==> flow/design.v <==
module memory (
    input  wire        clk,
    input  wire        rst,          
    input  wire        we,           
    input  wire [3:0]  write_addr,   
    input  wire [3:0]  read_addr_1,  
    input  wire [3:0]  read_addr_2,  
    input  wire [15:0] write_data,   
    output wire [15:0] read_data_1,  
    output wire [15:0] read_data_2   
);
    reg [15:0] RAM [0:15];
    integer i;
    assign read_data_1 = RAM[read_addr_1];
    assign read_data_2 = RAM[read_addr_2];
    always @(posedge clk) begin
        if (rst) begin
            for (i = 0; i < 16; i = i + 1) begin
                RAM[i] <= 16'd0;
            end
        end else if (we) begin
            RAM[write_addr] <= write_data;
        end
    end
endmodule
module module_alu (
    input  wire [2:0]  opcode,
    input  wire signed [15:0] operand_a,
    input  wire signed [15:0] operand_b,
    output reg  signed [15:0] result
);
    localparam OP_LOAD  = 3'b000;
    localparam OP_ADD   = 3'b001;
    localparam OP_ADDI  = 3'b010;
    localparam OP_SUB   = 3'b011;
    localparam OP_SUBI  = 3'b100;
    localparam OP_MUL   = 3'b101;
    localparam OP_CLEAR = 3'b110;
    localparam OP_DSPLY = 3'b111; 
    always @(*) begin
        case (opcode)
            OP_LOAD:  result = operand_b;         
            OP_ADD:   result = operand_a + operand_b;
            OP_ADDI:  result = operand_a + operand_b;
            OP_SUB:   result = operand_a - operand_b;
            OP_SUBI:  result = operand_a - operand_b;
            OP_MUL:   result = operand_a * operand_b;
            OP_CLEAR: result = 16'd0;             
            OP_DSPLY: result = operand_a;         
            default:  result = 16'd0;
        endcase
    end
endmodule
module module_mini_cpu (
    input  wire        clk,                                    
    input  wire        rst,
    input  wire        button_power,    
    input  wire        button_send,     
    input  wire [17:0] switches,     
    output reg         system_reset_out,     
    output reg         show_splash_req, 
    output reg         force_blank_req, 
    output reg         lcd_start,
    output reg [2:0]   lcd_opcode,
    output reg [3:0]   lcd_reg_index,
    output reg [15:0]  lcd_value,
    input  wire        lcd_busy
);
    localparam [2:0] OP_LOAD    = 3'b000;
    localparam [2:0] OP_ADD     = 3'b001;
    localparam [2:0] OP_ADDI    = 3'b010;
    localparam [2:0] OP_SUB     = 3'b011;
    localparam [2:0] OP_SUBI    = 3'b100;
    localparam [2:0] OP_MUL     = 3'b101;
    localparam [2:0] OP_CLEAR   = 3'b110;
    localparam [2:0] OP_DISPLAY = 3'b111;
    wire [2:0] op_code      = switches[17:15];
    wire [3:0] reg_dest     = switches[14:11];  
    wire [3:0] reg_source_1 = switches[10:7];   
    wire [3:0] reg_source_2 = switches[6:3];    
    wire [6:0] immediate_raw  = switches[6:0]; 
    wire       immediate_sign = immediate_raw[6];
    wire [5:0] immediate_mag  = immediate_raw[5:0];
    reg  memory_write_enable;
    reg  [15:0] memory_write_data;
    wire [15:0] memory_read_1, memory_read_2;
    reg  [15:0] alu_input_a, alu_input_b;
    wire signed [15:0] alu_result;
    reg clear_instruction_signal; 
    wire memory_reset = system_reset_out || clear_instruction_signal;
    wire [3:0] read_address_1;
    assign read_address_1 = (op_code == OP_DISPLAY) ? reg_dest : reg_source_1;
    wire signed [15:0] immediate_extended;
    assign immediate_extended = (immediate_sign) ? -{10'd0, immediate_mag} : {10'd0, immediate_mag};
    reg btn_send_last, btn_power_last;
    wire send_released  = (btn_send_last == 1'b1 && button_send == 1'b0);
    wire power_released = (btn_power_last == 1'b1 && button_power == 1'b0);
    always @(posedge clk) begin
        btn_send_last  <= button_send;
        btn_power_last <= button_power;
    end
    memory mem_unit (
        .clk(clk), 
        .rst(memory_reset), 
        .we(memory_write_enable), 
        .write_addr(reg_dest), 
        .write_data(memory_write_data),
        .read_addr_1(read_address_1),
        .read_addr_2(reg_source_2),
        .read_data_1(memory_read_1), 
        .read_data_2(memory_read_2)
    );
    module_alu alu_unit (
        .opcode(op_code), 
        .operand_a(alu_input_a), 
        .operand_b(alu_input_b), 
        .result(alu_result)
    );
    localparam STATE_OFF        = 0, 
               STATE_WAIT_BOOT  = 1, 
               STATE_SPLASH     = 2, 
               STATE_IDLE       = 3, 
               STATE_EXECUTE    = 4, 
               STATE_LATCH      = 5, 
               STATE_SHUTDOWN   = 6, 
               STATE_UPDATE_LCD = 7, 
               STATE_WAIT_LCD   = 8;
    reg [3:0] current_state;
    reg [15:0] wait_timer; 
    always @(posedge clk) begin
        clear_instruction_signal <= 0; 
        if (rst) begin
            current_state <= STATE_OFF;
            system_reset_out <= 1;
            memory_write_enable <= 0;
            lcd_start <= 0;
            show_splash_req <= 0;
            force_blank_req <= 0;
            wait_timer <= 0;
        end else
        case (current_state)
            STATE_OFF: begin
                system_reset_out <= 1; 
                memory_write_enable <= 0; 
                lcd_start <= 0; 
                show_splash_req <= 0; 
                force_blank_req <= 0; 
                wait_timer <= 0;
                if (power_released) begin 
                    system_reset_out <= 0; 
                    current_state <= STATE_WAIT_BOOT; 
                end
            end
            STATE_WAIT_BOOT: begin
                if (wait_timer < 1000) begin
                    wait_timer <= wait_timer + 1;
                end else if (!lcd_busy) begin
                    current_state <= STATE_SPLASH;
                end
            end
            STATE_SPLASH: begin 
                show_splash_req <= 1; 
                current_state <= STATE_UPDATE_LCD; 
            end
            STATE_IDLE: begin
                memory_write_enable <= 0; 
                lcd_start <= 0; 
                show_splash_req <= 0; 
                force_blank_req <= 0;
                if (power_released) begin
                    current_state <= STATE_SHUTDOWN;
                end else if (send_released) begin
                    current_state <= STATE_EXECUTE;
                end
            end
            STATE_SHUTDOWN: begin 
                force_blank_req <= 1; 
                current_state <= STATE_UPDATE_LCD; 
            end
            STATE_EXECUTE: begin
                case (op_code)
                    OP_LOAD: begin 
                        alu_input_a <= 0; 
                        alu_input_b <= immediate_extended; 
                    end 
                    OP_ADD, OP_SUB: begin 
                        alu_input_a <= memory_read_1; 
                        alu_input_b <= memory_read_2; 
                    end 
                    OP_ADDI, OP_SUBI, OP_MUL: begin 
                        alu_input_a <= memory_read_1; 
                        alu_input_b <= immediate_extended; 
                    end 
                    OP_CLEAR: begin 
                        alu_input_a <= 0; 
                        alu_input_b <= 0; 
                        clear_instruction_signal <= 1; 
                    end 
                    OP_DISPLAY: begin 
                        alu_input_a <= memory_read_1; 
                        alu_input_b <= 0; 
                    end 
                    default: begin alu_input_a <= 0; alu_input_b <= 0; end
                endcase
                current_state <= STATE_LATCH;
            end
            STATE_LATCH: begin
                if (op_code != OP_DISPLAY && op_code != OP_CLEAR) begin 
                    memory_write_enable <= 1; 
                    memory_write_data <= alu_result;
                end
                lcd_opcode <= op_code; 
                lcd_reg_index <= reg_dest; 
                lcd_value <= alu_result;
                current_state <= STATE_UPDATE_LCD;
            end
            STATE_UPDATE_LCD: begin 
                memory_write_enable <= 0; 
                lcd_start <= 1; 
                wait_timer <= 0; 
                current_state <= STATE_WAIT_LCD; 
            end
            STATE_WAIT_LCD: begin
                lcd_start <= 0; 
                if (wait_timer < 15) begin
                    wait_timer <= wait_timer + 1;
                end else if (!lcd_busy) begin
                    if (force_blank_req) current_state <= STATE_OFF;
                    else current_state <= STATE_IDLE;
                end
            end
        endcase
    end
endmodule
module lcd_init_hd44780 (
    input  wire        clk,
    input  wire        rst,
    input  wire        start,
    output reg         done,
    output reg  [7:0]  lcd_data,
    output reg         lcd_rs,
    output reg         lcd_rw,
    output reg         lcd_e
);
    localparam [7:0] CMD_FUNCTION_SET  = 8'h38;
    localparam [7:0] CMD_DISPLAY_ON    = 8'h0C;
    localparam [7:0] CMD_DISPLAY_CLEAR = 8'h01;
    localparam [7:0] CMD_ENTRY_MODE    = 8'h06;
    localparam integer NUM_CMDS = 4;
    localparam [31:0] DELAY_POWER_ON  = 32'd750_000;
    localparam [31:0] DELAY_STD_CMD   = 32'd2_000;
    localparam [31:0] DELAY_CLEAR_CMD = 32'd90_000;
    localparam [31:0] DELAY_PULSE_E   = 32'd50;
    localparam [2:0] S_IDLE=0, S_POWER_WAIT=1, S_SETUP=2, S_PULSE=3, S_WAIT=4, S_DONE=5;
    reg [2:0]  state, next_state;
    reg [31:0] delay_cnt, next_delay_cnt;
    reg [2:0]  cmd_idx, next_cmd_idx;
    reg [7:0] current_cmd;
    function [7:0] command_rom;
        input [2:0] idx;
        case (idx)
            3'd0: command_rom = CMD_FUNCTION_SET;
            3'd1: command_rom = CMD_DISPLAY_ON;
            3'd2: command_rom = CMD_DISPLAY_CLEAR;
            default: command_rom = CMD_ENTRY_MODE;
        endcase
    endfunction
    function [31:0] cmd_delay_rom;
        input [2:0] idx;
        case (idx)
            3'd2: cmd_delay_rom = DELAY_CLEAR_CMD;
            default: cmd_delay_rom = DELAY_STD_CMD;
        endcase
    endfunction
    always @(posedge clk or posedge rst) begin
        if (rst) begin
            state <= S_IDLE; delay_cnt <= 0; cmd_idx <= 0;
        end else begin
            state <= next_state; delay_cnt <= next_delay_cnt; cmd_idx <= next_cmd_idx;
        end
    end
    always @(*) begin
        next_state = state; next_delay_cnt = delay_cnt; next_cmd_idx = cmd_idx;
        case (state)
            S_IDLE: if (start) begin next_state = S_POWER_WAIT; next_delay_cnt = DELAY_POWER_ON; next_cmd_idx = 0; end
            S_POWER_WAIT: if (delay_cnt > 0) next_delay_cnt = delay_cnt - 1; else next_state = S_SETUP;
            S_SETUP: if (cmd_idx < NUM_CMDS) begin next_state = S_PULSE; next_delay_cnt = DELAY_PULSE_E; end else next_state = S_DONE;
            S_PULSE: if (delay_cnt > 0) next_delay_cnt = delay_cnt - 1; else begin next_state = S_WAIT; next_delay_cnt = cmd_delay_rom(cmd_idx); end
            S_WAIT: if (delay_cnt > 0) next_delay_cnt = delay_cnt - 1; else begin next_cmd_idx = cmd_idx + 1; next_state = S_SETUP; end
            S_DONE: next_state = S_DONE;
            default: next_state = S_IDLE;
        endcase
    end
    always @(*) begin
        lcd_data = 0; lcd_rs = 0; lcd_rw = 0; lcd_e = 0; done = 0;
        current_cmd = (cmd_idx < NUM_CMDS) ? command_rom(cmd_idx) : 8'h00;
        case (state)
            S_SETUP: begin lcd_data = current_cmd; end
            S_PULSE: begin lcd_data = current_cmd; lcd_e = 1; end
            S_WAIT:  begin lcd_data = current_cmd; end
            S_DONE:  begin done = 1; end
        endcase
    end
endmodule
module lcd_controller (
    input  wire        clk,
    input  wire        rst,
    input  wire        start_update,    
    input  wire        mode_splash,    
    input  wire        mode_blank,     
    input  wire [2:0]  instruction_opcode,     
    input  wire [3:0]  register_index,    
    input  wire signed [15:0] register_value, 
    output reg         busy_flag,          
    output wire [7:0] lcd_data,
    output wire       lcd_rs,
    output wire       lcd_rw,
    output wire       lcd_e
);
    wire init_done;
    reg  trigger_init;
    wire [7:0] init_data_bus;
    wire init_rs, init_rw, init_e;
    lcd_init_hd44780 lcd_init_inst (
        .clk(clk), .rst(rst), .start(trigger_init), .done(init_done),
        .lcd_data(init_data_bus), .lcd_rs(init_rs), .lcd_rw(init_rw), .lcd_e(init_e)
    );
    reg [7:0] write_data_bus;
    reg write_rs, write_e;
    assign lcd_data = (init_done) ? write_data_bus : init_data_bus;
    assign lcd_rs   = (init_done) ? write_rs       : init_rs;
    assign lcd_rw   = 1'b0;  
    assign lcd_e    = (init_done) ? write_e        : init_e;
    reg [7:0] lcd_buffer [0:31];  
    reg [15:0] absolute_value;
    reg [3:0]  digit_thou, digit_hund, digit_tens, digit_ones, digit_ten_thou; 
    integer i;
    function [39:0] get_opcode_string; 
        input [2:0] op;
        case(op)
            3'b000: get_opcode_string = "LOAD ";
            3'b001: get_opcode_string = "ADD  ";
            3'b010: get_opcode_string = "ADDI ";
            3'b011: get_opcode_string = "SUB  ";
            3'b100: get_opcode_string = "SUBI ";
            3'b101: get_opcode_string = "MUL  ";
            3'b110: get_opcode_string = "CLEAR"; 
            3'b111: get_opcode_string = "DPL  "; 
            default: get_opcode_string = "UNK  ";
        endcase
    endfunction
    reg [39:0] current_op_str;
    localparam S_IDLE        = 0, 
               S_FORMAT_TEXT = 1, 
               S_CMD_CLEAR   = 2, S_WAIT_CLEAR   = 3, 
               S_WRITE_LINE1 = 4, 
               S_CMD_NEWLINE = 5, S_WAIT_NEWLINE = 6, 
               S_WRITE_LINE2 = 7, 
               S_PULSE_EN    = 8; 
    reg [3:0] state;
    reg [3:0] return_state; 
    reg [31:0] delay_counter;
    reg [5:0] char_pointer;
    localparam DELAY_PULSE = 32'd50;     
    localparam DELAY_CHAR  = 32'd2500;   
    localparam DELAY_CMD   = 32'd80000;  
    always @(posedge clk or posedge rst) begin
        if (rst) begin
            state <= S_IDLE;
            trigger_init <= 0;
            busy_flag <= 1;
            write_e <= 0;
            write_rs <= 0;
            write_data_bus <= 8'h00;
            char_pointer <= 0;
        end else begin
            if (!trigger_init && !init_done) trigger_init <= 1;
            case (state)
                S_IDLE: begin
                    write_e <= 0;
                    if (init_done) begin
                        busy_flag <= 0;
                        if (start_update) begin
                            busy_flag <= 1;
                            state <= S_FORMAT_TEXT;
                        end
                    end
                end
                S_FORMAT_TEXT: begin
                    if (mode_blank) begin
                        for(i=0; i<32; i=i+1) lcd_buffer[i] = " "; 
                    end
                    else if (mode_splash) begin
                        lcd_buffer[0] = "-"; lcd_buffer[1] = "-"; 
                        lcd_buffer[2] = "-"; lcd_buffer[3] = "-";
                        for(i=4; i<10; i=i+1) lcd_buffer[i] = " ";
                        lcd_buffer[10] = "[";
                        lcd_buffer[11] = "0"; lcd_buffer[12] = "0";
                        lcd_buffer[13] = "0"; lcd_buffer[14] = "0";
                        lcd_buffer[15] = "]";
                        for(i=16; i<26; i=i+1) lcd_buffer[i] = " "; 
                        lcd_buffer[26] = "+";
                        for(i=27; i<32; i=i+1) lcd_buffer[i] = "0";
                    end 
                    else if (instruction_opcode == 3'b110) begin 
                        current_op_str = get_opcode_string(instruction_opcode); 
                        {lcd_buffer[0], lcd_buffer[1], lcd_buffer[2], lcd_buffer[3], lcd_buffer[4]} = current_op_str;
                        for(i=5; i<32; i=i+1) lcd_buffer[i] = " ";
                    end
                    else begin 
                        current_op_str = get_opcode_string(instruction_opcode);
                        {lcd_buffer[0], lcd_buffer[1], lcd_buffer[2], lcd_buffer[3], lcd_buffer[4]} = current_op_str;
                        for(i=5; i<10; i=i+1) lcd_buffer[i] = " ";
                        lcd_buffer[10] = "[";
                        lcd_buffer[11] = (register_index[3]) ? "1" : "0";
                        lcd_buffer[12] = (register_index[2]) ? "1" : "0";
                        lcd_buffer[13] = (register_index[1]) ? "1" : "0";
                        lcd_buffer[14] = (register_index[0]) ? "1" : "0";
                        lcd_buffer[15] = "]";
                        for(i=16; i<26; i=i+1) lcd_buffer[i] = " ";
                        if (register_value[15] == 1'b1) begin
                            lcd_buffer[26] = "-"; absolute_value = -register_value;
                        end else begin
                            lcd_buffer[26] = "+"; absolute_value = register_value;
                        end
                        digit_ten_thou = (absolute_value/10000)%10; 
                        digit_thou     = (absolute_value/1000)%10;
                        digit_hund     = (absolute_value/100)%10; 
                        digit_tens     = (absolute_value/10)%10; 
                        digit_ones     = absolute_value%10;
                        lcd_buffer[27] = {4'b0011, digit_ten_thou}; 
                        lcd_buffer[28] = {4'b0011, digit_thou};
                        lcd_buffer[29] = {4'b0011, digit_hund}; 
                        lcd_buffer[30] = {4'b0011, digit_tens};
                        lcd_buffer[31] = {4'b0011, digit_ones};
                    end
                    state <= S_CMD_CLEAR;
                end
                S_CMD_CLEAR: begin 
                    write_rs <= 0; write_data_bus <= 8'h01; write_e <= 1;
                    delay_counter <= DELAY_PULSE; state <= S_WAIT_CLEAR; 
                end
                S_WAIT_CLEAR: begin 
                    if (delay_counter > 0) begin delay_counter <= delay_counter - 1; if(delay_counter==DELAY_PULSE/2) write_e<=0; end 
                    else begin delay_counter <= DELAY_CMD; char_pointer <= 0; state <= S_WRITE_LINE1; end 
                end
                S_WRITE_LINE1: begin 
                    if (delay_counter > 0) delay_counter <= delay_counter - 1; 
                    else begin 
                        if (char_pointer < 16) begin 
                            write_rs <= 1; write_data_bus <= lcd_buffer[char_pointer];
                            write_e <= 1; delay_counter <= DELAY_CHAR; 
                            char_pointer <= char_pointer + 1; 
                            return_state <= S_WRITE_LINE1; state <= S_PULSE_EN; 
                        end else state <= S_CMD_NEWLINE; 
                    end 
                end
                S_CMD_NEWLINE: begin 
                    write_rs <= 0; write_data_bus <= 8'hC0; write_e <= 1;
                    delay_counter <= DELAY_PULSE; state <= S_WAIT_NEWLINE; 
                end
                S_WAIT_NEWLINE: begin 
                    if (delay_counter > 0) begin delay_counter <= delay_counter - 1; if(delay_counter==DELAY_PULSE/2) write_e<=0; end 
                    else begin delay_counter <= DELAY_CHAR; state <= S_WRITE_LINE2; end 
                end
                S_WRITE_LINE2: begin 
                    if (delay_counter > 0) delay_counter <= delay_counter - 1; 
                    else begin 
                        if (char_pointer < 32) begin 
                            write_rs <= 1; write_data_bus <= lcd_buffer[char_pointer];
                            write_e <= 1; delay_counter <= DELAY_CHAR; 
                            char_pointer <= char_pointer + 1; 
                            return_state <= S_WRITE_LINE2; state <= S_PULSE_EN; 
                        end else state <= S_IDLE; 
                    end 
                end
                S_PULSE_EN: begin 
                    if (delay_counter > 0) begin 
                        delay_counter <= delay_counter - 1; 
                        if(delay_counter == DELAY_PULSE/2) write_e <= 0; 
                    end else begin 
                        delay_counter <= DELAY_CHAR; state <= return_state; 
                    end 
                end
            endcase
        end
    end
endmodule
module DE2_115_Project_Top (
    input  wire        CLOCK_50,
    input  wire        RST,       
    input  wire [3:0]  KEY,       
    input  wire [17:0] SW,        
    output wire [7:0]  LCD_DATA,
    output wire        LCD_RS,
    output wire        LCD_RW,
    output wire        LCD_EN,
    output wire        LCD_ON,   
    output wire        LCD_BLON
);
    assign LCD_ON   = 1'b1;
    assign LCD_BLON = 1'b1;
    wire        cpu_lcd_start;
    wire [2:0]  cpu_lcd_opcode;
    wire [3:0]  cpu_lcd_reg_idx;
    wire [15:0] cpu_lcd_value;
    wire        lcd_is_busy;
    wire system_reset;          
    wire is_splash_screen;  
    wire is_shutdown_screen;  
    wire button_power = !KEY[0];
    wire button_send  = !KEY[1];
    module_mini_cpu cpu (
        .clk(CLOCK_50),
        .rst(RST),
        .button_power(button_power),
        .button_send(button_send),
        .switches(SW),
        .system_reset_out(system_reset),
        .show_splash_req(is_splash_screen),
        .force_blank_req(is_shutdown_screen),
        .lcd_start(cpu_lcd_start),
        .lcd_opcode(cpu_lcd_opcode),
        .lcd_reg_index(cpu_lcd_reg_idx),
        .lcd_value(cpu_lcd_value),
        .lcd_busy(lcd_is_busy)
    );
    lcd_controller display_ctrl (
        .clk(CLOCK_50),
        .rst(system_reset),         
        .start_update(cpu_lcd_start),
        .mode_splash(is_splash_screen),
        .mode_blank(is_shutdown_screen),
        .instruction_opcode(cpu_lcd_opcode),
        .register_index(cpu_lcd_reg_idx),
        .register_value(cpu_lcd_value),
        .busy_flag(lcd_is_busy),
        .lcd_data(LCD_DATA),
        .lcd_rs(LCD_RS),
        .lcd_rw(LCD_RW),
        .lcd_e(LCD_EN)
    );
endmodule
Lab notebook: DE2_115_Project_Top

* From RTL to reports: DE2_115_Project_Top *
Each step is given for the RTL above and for the edited RTL.
Lines under "unedited" count in the file above, lines under "edited" in the edited file.
"difference": "edited" minus "unedited" as printed here. "relative change": 100 x difference / "unedited".
Operators carry their Yosys type and port widths (W data, S select, Z words).
Library cell names are shortened.
Not given: --

design
  top module = DE2_115_Project_Top
  clock port = CLOCK_50
  library = sky130hd
  corner = tt_025C_1v80

* The edit *
The edit as a unified diff against the file above.
The edit is scripted, without regard to the design's behaviour, which it may alter; it was not made to optimise anything.

begin of diff
@@ -424,5 +424,5 @@
                             lcd_buffer[26] = "+"; absolute_value = register_value;
                         end
-                        digit_ten_thou = (absolute_value/10000)%10; 
+                        digit_ten_thou = (absolute_value/10000)-10; 
                         digit_thou     = (absolute_value/1000)%10;
                         digit_hund     = (absolute_value/100)%10; 
end of diff

* Word-level counts *
Yosys after proc, flatten, opt, wreduce and memory -nomap, before mapping. Print and check cells are not counted.
Yosys's memory passes give these memory sizes; they may raise the number of words (mostly to a power of two), join words into wider ones and drop unused or constant bits.

bit counts
  what                         unedited  edited  difference  relative change (%)
  latch bits                   0         0       0           --
  bits in writable memories    256       256     0           0.00
  memories                     3         3       0           0.00
  word-level cells             401       401     0           0.00
  flip-flop bits (word level)  331       331     0           0.00
  input bits                   24        24      0           0.00
  ROM bits                     368       368     0           0.00

operators by class
  what                        unedited  edited  difference  relative change (%)
  mux-type cells              141       141     0           0.00
  shifts and indexed selects  0         0       0           --
  reduce/logical cells        69        69      0           0.00
  div/mod/pow operators       9         8       -1          -11.11
  magnitude comparators       7         7       0           0.00
  bitwise operators           3         3       0           0.00
  multipliers                 1         1       0           0.00
  eq/ne operators             93        93      0           0.00
  add/sub/neg operators       9         10      +1          +11.11

operators by type and width
  cell                     unedited  edited  difference  relative change (%)
  $mod A32 B4 Y32 const B  4         3       -1          -25.00
  $sub A4 B4 Y4 const B    0         1       +1          --
  $mux W4                  29        29      0           0.00
  $mux W1                  21        21      0           0.00
  $mux W5                  18        18      0           0.00
  $eq A5 B5 Y1 const B     16        16      0           0.00
  $ne A2 B2 Y1 const B     15        15      0           0.00
  $mux W8                  12        12      0           0.00
  $reduce_or A2 Y1         12        12      0           0.00
  $mux W16                 10        10      0           0.00
  $mux W32                 10        10      0           0.00
  $ne A2 B1 Y1 const B     10        10      0           0.00
  $mux W3                  9         9       0           0.00
  $eq A4 B3 Y1 const B     8         8       0           0.00
  $eq A5 B4 Y1 const B     8         8       0           0.00
  $eq A3 B3 Y1 const B     7         7       0           0.00
  $reduce_bool A2 Y1       6         6       0           0.00
  $reduce_or A3 Y1         6         6       0           0.00
  $eq A3 B2 Y1 const B     5         5       0           0.00
  $mux W6                  5         5       0           0.00
  $reduce_and A2 Y1        5         5       0           0.00
  $eq A4 B2 Y1 const B     4         4       0           0.00
  $eq A5 B3 Y1 const B     4         4       0           0.00
  $logic_and A1 B1 Y1      4         4       0           0.00
  $logic_not A1 Y1         4         4       0           0.00
  $mux W7                  4         4       0           0.00
  $pmux W1 S2              4         4       0           0.00
  $reduce_and A3 Y1        4         4       0           0.00

The list need not be complete.

* Depth *
Longest topological path by Yosys (ltp), each cell counted once; first at word level (registers and memories cut), then after technology mapping (sequential cells cut; the memories' decode and read muxes count).

depth
  what                       unedited  edited  difference  relative change (%)
  depth in word-level cells  10        10      0           0.00
  ABC_AREA                   0         0       --          --
  depth in mapped cells      40        40      0           0.00

* Netlist *
The flow's flattened synthesis, as Yosys stat reports it; memories are mapped. The netlist is that of the ABC_AREA named above (0 if unset); the other value can give another one.

cell types
  type      unedited  edited  difference  relative change (%)
  nand2_1   266       335     +69         +25.94
  nor2_1    256       293     +37         +14.45
  clkbuf_1  171       197     +26         +15.20
  nand3_1   47        68      +21         +44.68
  a22oi_1   6         27      +21         +350.00
  inv_1     186       167     -19         -10.22
  nand2b_1  39        56      +17         +43.59
  o31ai_1   15        31      +16         +106.67
  o21ai_1   19        4       -15         -78.95
  xnor2_1   114       100     -14         -12.28
  nand4_1   17        29      +12         +70.59
  a31oi_1   28        38      +10         +35.71
  or3_1     34        25      -9          -26.47
  a32oi_1   18        9       -9          -50.00
  a211o_1   7         16      +9          +128.57
  a211oi_1  45        53      +8          +17.78
  buf_1     19        11      -8          -42.11
  o221ai_1  3         10      +7          +233.33

The list need not be complete.

mapped netlist
  what               unedited  edited   difference  relative change (%)
  flip-flop cells    522       523      +1          +0.19
  mapped area (um2)  36702.7   37674.9  +972.2      +2.65
  buffer cells       210       227      +17         +8.10
  mapped cells       3513      3705     +192        +5.47

The figures by module come from a second, unflattened synthesis with its own total; it is not the netlist above.

second synthesis, totals
  what                                           unedited  edited   difference  relative change (%)
  cells (unflattened synthesis)                  3771      3753     -18         -0.48
  area total of the unflattened synthesis (um2)  38070.3   38175.4  +105.1      +0.28

Rows give one instance, submodules left out.

modules, unedited
  module               area (um2)  sequential area (um2)  cells  times used
  memory               13414.1     7687.4                 859    1
  lcd_controller       12050.3     2984.1                 1536   1
  module_alu           5783.0      0.0                    767    1
  module_mini_cpu      4135.2      2792.7                 315    1
  lcd_init_hd44780     2661.3      1027.2                 289    1
  DE2_115_Project_Top  26.3        0.0                    5      1

modules, edited
  module               area (um2)  sequential area (um2)  cells  times used
  memory               13414.1     7687.4                 859    1
  lcd_controller       12288.0     3014.1                 1531   1
  module_alu           5783.0      0.0                    767    1
  module_mini_cpu      4002.6      2792.7                 302    1
  lcd_init_hd44780     2661.3      1027.2                 289    1
  DE2_115_Project_Top  26.3        0.0                    5      1

* Timing after synthesis *
Path of least setup slack by OpenSTA after synthesis, without wires, with an ideal clock, recovery checks aside; 20% of the period is set as input and as output delay. Where synthesis merged equal registers, the netlist keeps one of their names.

timing after synthesis
  what                                 unedited                    edited                      difference  relative change (%)
  path kind                            input to register           input to register           --          --
  start point                          input SW[16]                input SW[16]                --          --
  end point                            register cpu.lcd_value[15]  register cpu.lcd_value[15]  --          --
  period (ns)                          20.0                        20.0                        0.0         0.00
  data arrival time (ns)               8.072                       8.808                       +0.736      +9.12
  path delay (ns)                      4.347                       5.084                       +0.737      +16.95
  path slack (ns)                      11.652                      10.915                      -0.737      --
  input delay (ns)                     4.000                       4.000                       0.000       0.00
  stages                               27                          29                          +2          +7.41
  buffers on the path                  1                           3                           +2          +200.00
  data required time (ns)              19.725                      19.724                      -0.001      -0.01
  period reached after synthesis (ns)  8.348                       9.085                       +0.737      +8.83

"path delay" = arrival - input delay + setup time.
"stages" counts driving pins, that of a launching flip-flop among them; a cell with two outputs on the path counts twice.
"period reached after synthesis" is the clock period less the worst setup slack; recovery checks do not enter. This is arithmetic on one report: input and output delays are still those of the set period (20% each).
The rows between start and end are the longest chain of elaborated cells between them; the timing report does not say that the signal goes this way. Where chains are equally long, one stands for them.
A line is the first line of the expression or statement that the cell stems from. Yosys adds cells for indexed reads and writes and turns some case tables into memories.

between the ends, after synthesis, unedited
  cells stage by stage = clkbuf_1 > nor2_1 > nand2_1 > o21a_1 > o21ai_0 > inv_1 > ha_1 > nor2b_1 > o21ai_0 > nand2b_1 > a21o_1 > a21o_1 > a21o_1 > a21o_1 > a21o_1 > a21o_1 > a21o_1 > a21o_1 > a21oi_1 > nor2b_1 > o21ai_0 > nand2b_1 > a21oi_1 > xnor2_1 > o21ai_0 > nand2_1 > o21ai_0
  length of the longest elaborated chain = 3
  elaborated cells on any way between the ends = 11

ends and longest elaborated chain, after synthesis, unedited
  what              RTL line  RTL
  from (decl)       493       input  wire [17:0] SW,
  $eq A3 B2 Y1      41        case (opcode)
  $reduce_or A2 Y1  --
  $pmux W16 S6      41
  to (assign)       214       lcd_value <= alu_result;
  to (decl)         66        output reg [15:0]  lcd_value,

between the ends, after synthesis, edited
  cells stage by stage = clkbuf_1 > or2_2 > clkbuf_1 > nor2_1 > a21oi_1 > clkbuf_1 > o21ai_0 > inv_1 > ha_1 > nor2b_1 > o21ai_0 > nand2b_1 > and2_1 > o21ai_0 > nand2b_1 > a21o_1 > a21o_1 > a21o_1 > a21o_1 > a21o_1 > a21o_1 > a21o_1 > a21o_1 > a21o_1 > a21oi_1 > xnor2_1 > o21ai_0 > nand2_1 > o21ai_0
  length of the longest elaborated chain = 3
  elaborated cells on any way between the ends = 11

ends and longest elaborated chain, after synthesis, edited
  what              RTL line  RTL
  from (decl)       493       input  wire [17:0] SW,
  $eq A3 B2 Y1      41        case (opcode)
  $reduce_or A2 Y1  --
  $pmux W16 S6      41
  to (assign)       214       lcd_value <= alu_result;
  to (decl)         66        output reg [15:0]  lcd_value,

* Worst path after layout *
From the final timing report of each run of pair A: the path of least setup slack in the routed layout; clock arrival at registers is part of the times.

timing after layout
  what                     unedited                                 edited                                   difference  relative change (%)
  path kind                register to register                     register to register                     --          --
  start point              register cpu.lcd_value[0]                register cpu.lcd_value[7]                --          --
  end point                register display_ctrl.lcd_buffer[31][2]  register display_ctrl.lcd_buffer[31][2]  --          --
  path slack (ns)          0.72                                     0.58                                     -0.14       --
  stages                   34                                       36                                       +2          +5.88
  data arrival time (ns)   10.02                                    10.08                                    +0.06       +0.60
  buffers on the path      0                                        2                                        +2          --
  data required time (ns)  10.75                                    10.66                                    -0.09       -0.84
  period (ns)              10.3                                     10.3                                     0.0         0.00

The rows between start and end are the longest chain of elaborated cells between them; the timing report does not say that the signal goes this way. Where chains are equally long, one stands for them.
At most two assigning lines are given for a register; there are more.

between the ends, after layout, unedited
  cells stage by stage = edfxtp_1 > inv_1 > ha_1 > or3b_2 > o41a_4 > xnor2_2 > nand2_1 > ha_1 > nor2b_1 > nor4_4 > a311oi_1 > o221ai_1 > o211a_1 > a211oi_1 > a21oi_2 > a21oi_2 > or3_1 > a221oi_2 > o22a_1 > a21oi_1 > o21ai_1 > o211ai_1 > mux2i_1 > a21oi_1 > and3_1 > xnor2_1 > ha_1 > o2111ai_1 > a221oi_2 > nor2_2 > xnor2_1 > ha_1 > mux2_1 > nor2_1
  length of the longest elaborated chain = 7
  elaborated cells on any way between the ends = 7
  RTL lines with such cells = 7

ends and longest elaborated chain, after layout, unedited
  what             RTL line  RTL
  from (decl)      66        output reg [15:0]  lcd_value,
  from (assign)    214       lcd_value <= alu_result;
  $neg A16 Y16     422       lcd_buffer[26] = "-"; absolute_value = -register_value;
  $mux W16         421       if (register_value[15] == 1'b1) begin
  $mux W16         405       else if (instruction_opcode == 3'b110) begin
  $mux W16         393       else if (mode_splash) begin
  $mux W16         390       if (mode_blank) begin
  $mux W16         378       case (state)
  $mod A16 B4 Y32  430       digit_ones     = absolute_value%10;
  to (assign)      408       for(i=5; i<32; i=i+1) lcd_buffer[i] = " ";
  to (assign)      435       lcd_buffer[31] = {4'b0011, digit_ones};
  to (decl)        334       reg [7:0] lcd_buffer [0:31];

between the ends, after layout, edited
  cells stage by stage = edfxtp_1 > or4_1 > o41ai_4 > or2_1 > nor2_1 > a21oi_1 > ha_1 > nand2b_1 > o311ai_0 > buf_4 > nor2_1 > nor3_1 > o21ai_2 > a221oi_4 > nand2_4 > a221o_1 > and3_4 > nor2_1 > o221ai_1 > buf_4 > and3_4 > or4_4 > nand2_1 > o31ai_1 > a21oi_1 > ha_1 > nand2_1 > a21oi_1 > nor3_1 > a31oi_1 > a31oi_1 > o21ai_2 > inv_4 > mux2i_1 > a21boi_2 > mux2_4
  length of the longest elaborated chain = 7
  elaborated cells on any way between the ends = 7
  RTL lines with such cells = 7

ends and longest elaborated chain, after layout, edited
  what             RTL line  RTL
  from (decl)      66        output reg [15:0]  lcd_value,
  from (assign)    214       lcd_value <= alu_result;
  $neg A16 Y16     422       lcd_buffer[26] = "-"; absolute_value = -register_value;
  $mux W16         421       if (register_value[15] == 1'b1) begin
  $mux W16         405       else if (instruction_opcode == 3'b110) begin
  $mux W16         393       else if (mode_splash) begin
  $mux W16         390       if (mode_blank) begin
  $mux W16         378       case (state)
  $mod A16 B4 Y32  430       digit_ones     = absolute_value%10;
  to (assign)      408       for(i=5; i<32; i=i+1) lcd_buffer[i] = " ";
  to (assign)      435       lcd_buffer[31] = {4'b0011, digit_ones};
  to (decl)        334       reg [7:0] lcd_buffer [0:31];

* Measured runs *
Runs of the flow (Yosys, OpenROAD) on both versions; the two runs of a pair have the same settings. The constraints put input and output delay at 20% of the set period each and load the outputs with 0.01 pF.

flow settings, pair A
  CORE_UTILIZATION = 40
  period_ns = 10.3
  CAP_MARGIN = 20
  CORE_MARGIN = 2
  SLEW_MARGIN = 20

final reports, pair A
  what                                       unedited  edited   difference  relative change (%)
  final design utilization                   0.441     0.442    +0.001      --
  total design power (mW)                    4.661     4.668    +0.007      +0.15
  achieved period (ns)                       9.575     9.723    +0.148      +1.55
  chip area in the Yosys report (um2)        36702.7   37674.9  +972.2      +2.65
  area inside the die boundary (um2)         94196.8   96658.8  +2462.0     +2.61
  lowest setup slack (ns)                    0.725     0.577    -0.148      --
  worst hold slack in the final report (ns)  0.475     0.473    -0.002      --

flow settings, pair B
  ABC_AREA = 0
  CORE_MARGIN = 8
  CORE_UTILIZATION = 43
  CTS_CLUSTER_SIZE = 96
  MAX_ROUTING_LAYER = met5
  PLACE_DENSITY_LB_ADDON = 0.2
  SETUP_SLACK_MARGIN = 2.9
  SLEW_MARGIN = 15
  TNS_END_PERCENT = 75
  period_ns = 10.8
  CAP_MARGIN = 20

final reports, pair B
  what                                       unedited  edited   difference  relative change (%)
  final design utilization                   0.494     0.494    0.000       --
  total design power (mW)                    4.553     4.422    -0.131      -2.88
  achieved period (ns)                       8.022     8.123    +0.101      +1.26
  chip area in the Yosys report (um2)        36702.7   37674.9  +972.2      +2.65
  area inside the die boundary (um2)         94959.5   97344.0  +2384.5     +2.51
  lowest setup slack (ns)                    2.778     2.677    -0.101      --
  worst hold slack in the final report (ns)  0.464     0.473    +0.009      --

By "achieved period" is meant the clock period of the run minus its worst setup slack. This is arithmetic on one report: input and output delays are still those of the set period (20% each).
"total design power" rests on the timing tool's default activity at the inputs, not on a simulated workload.
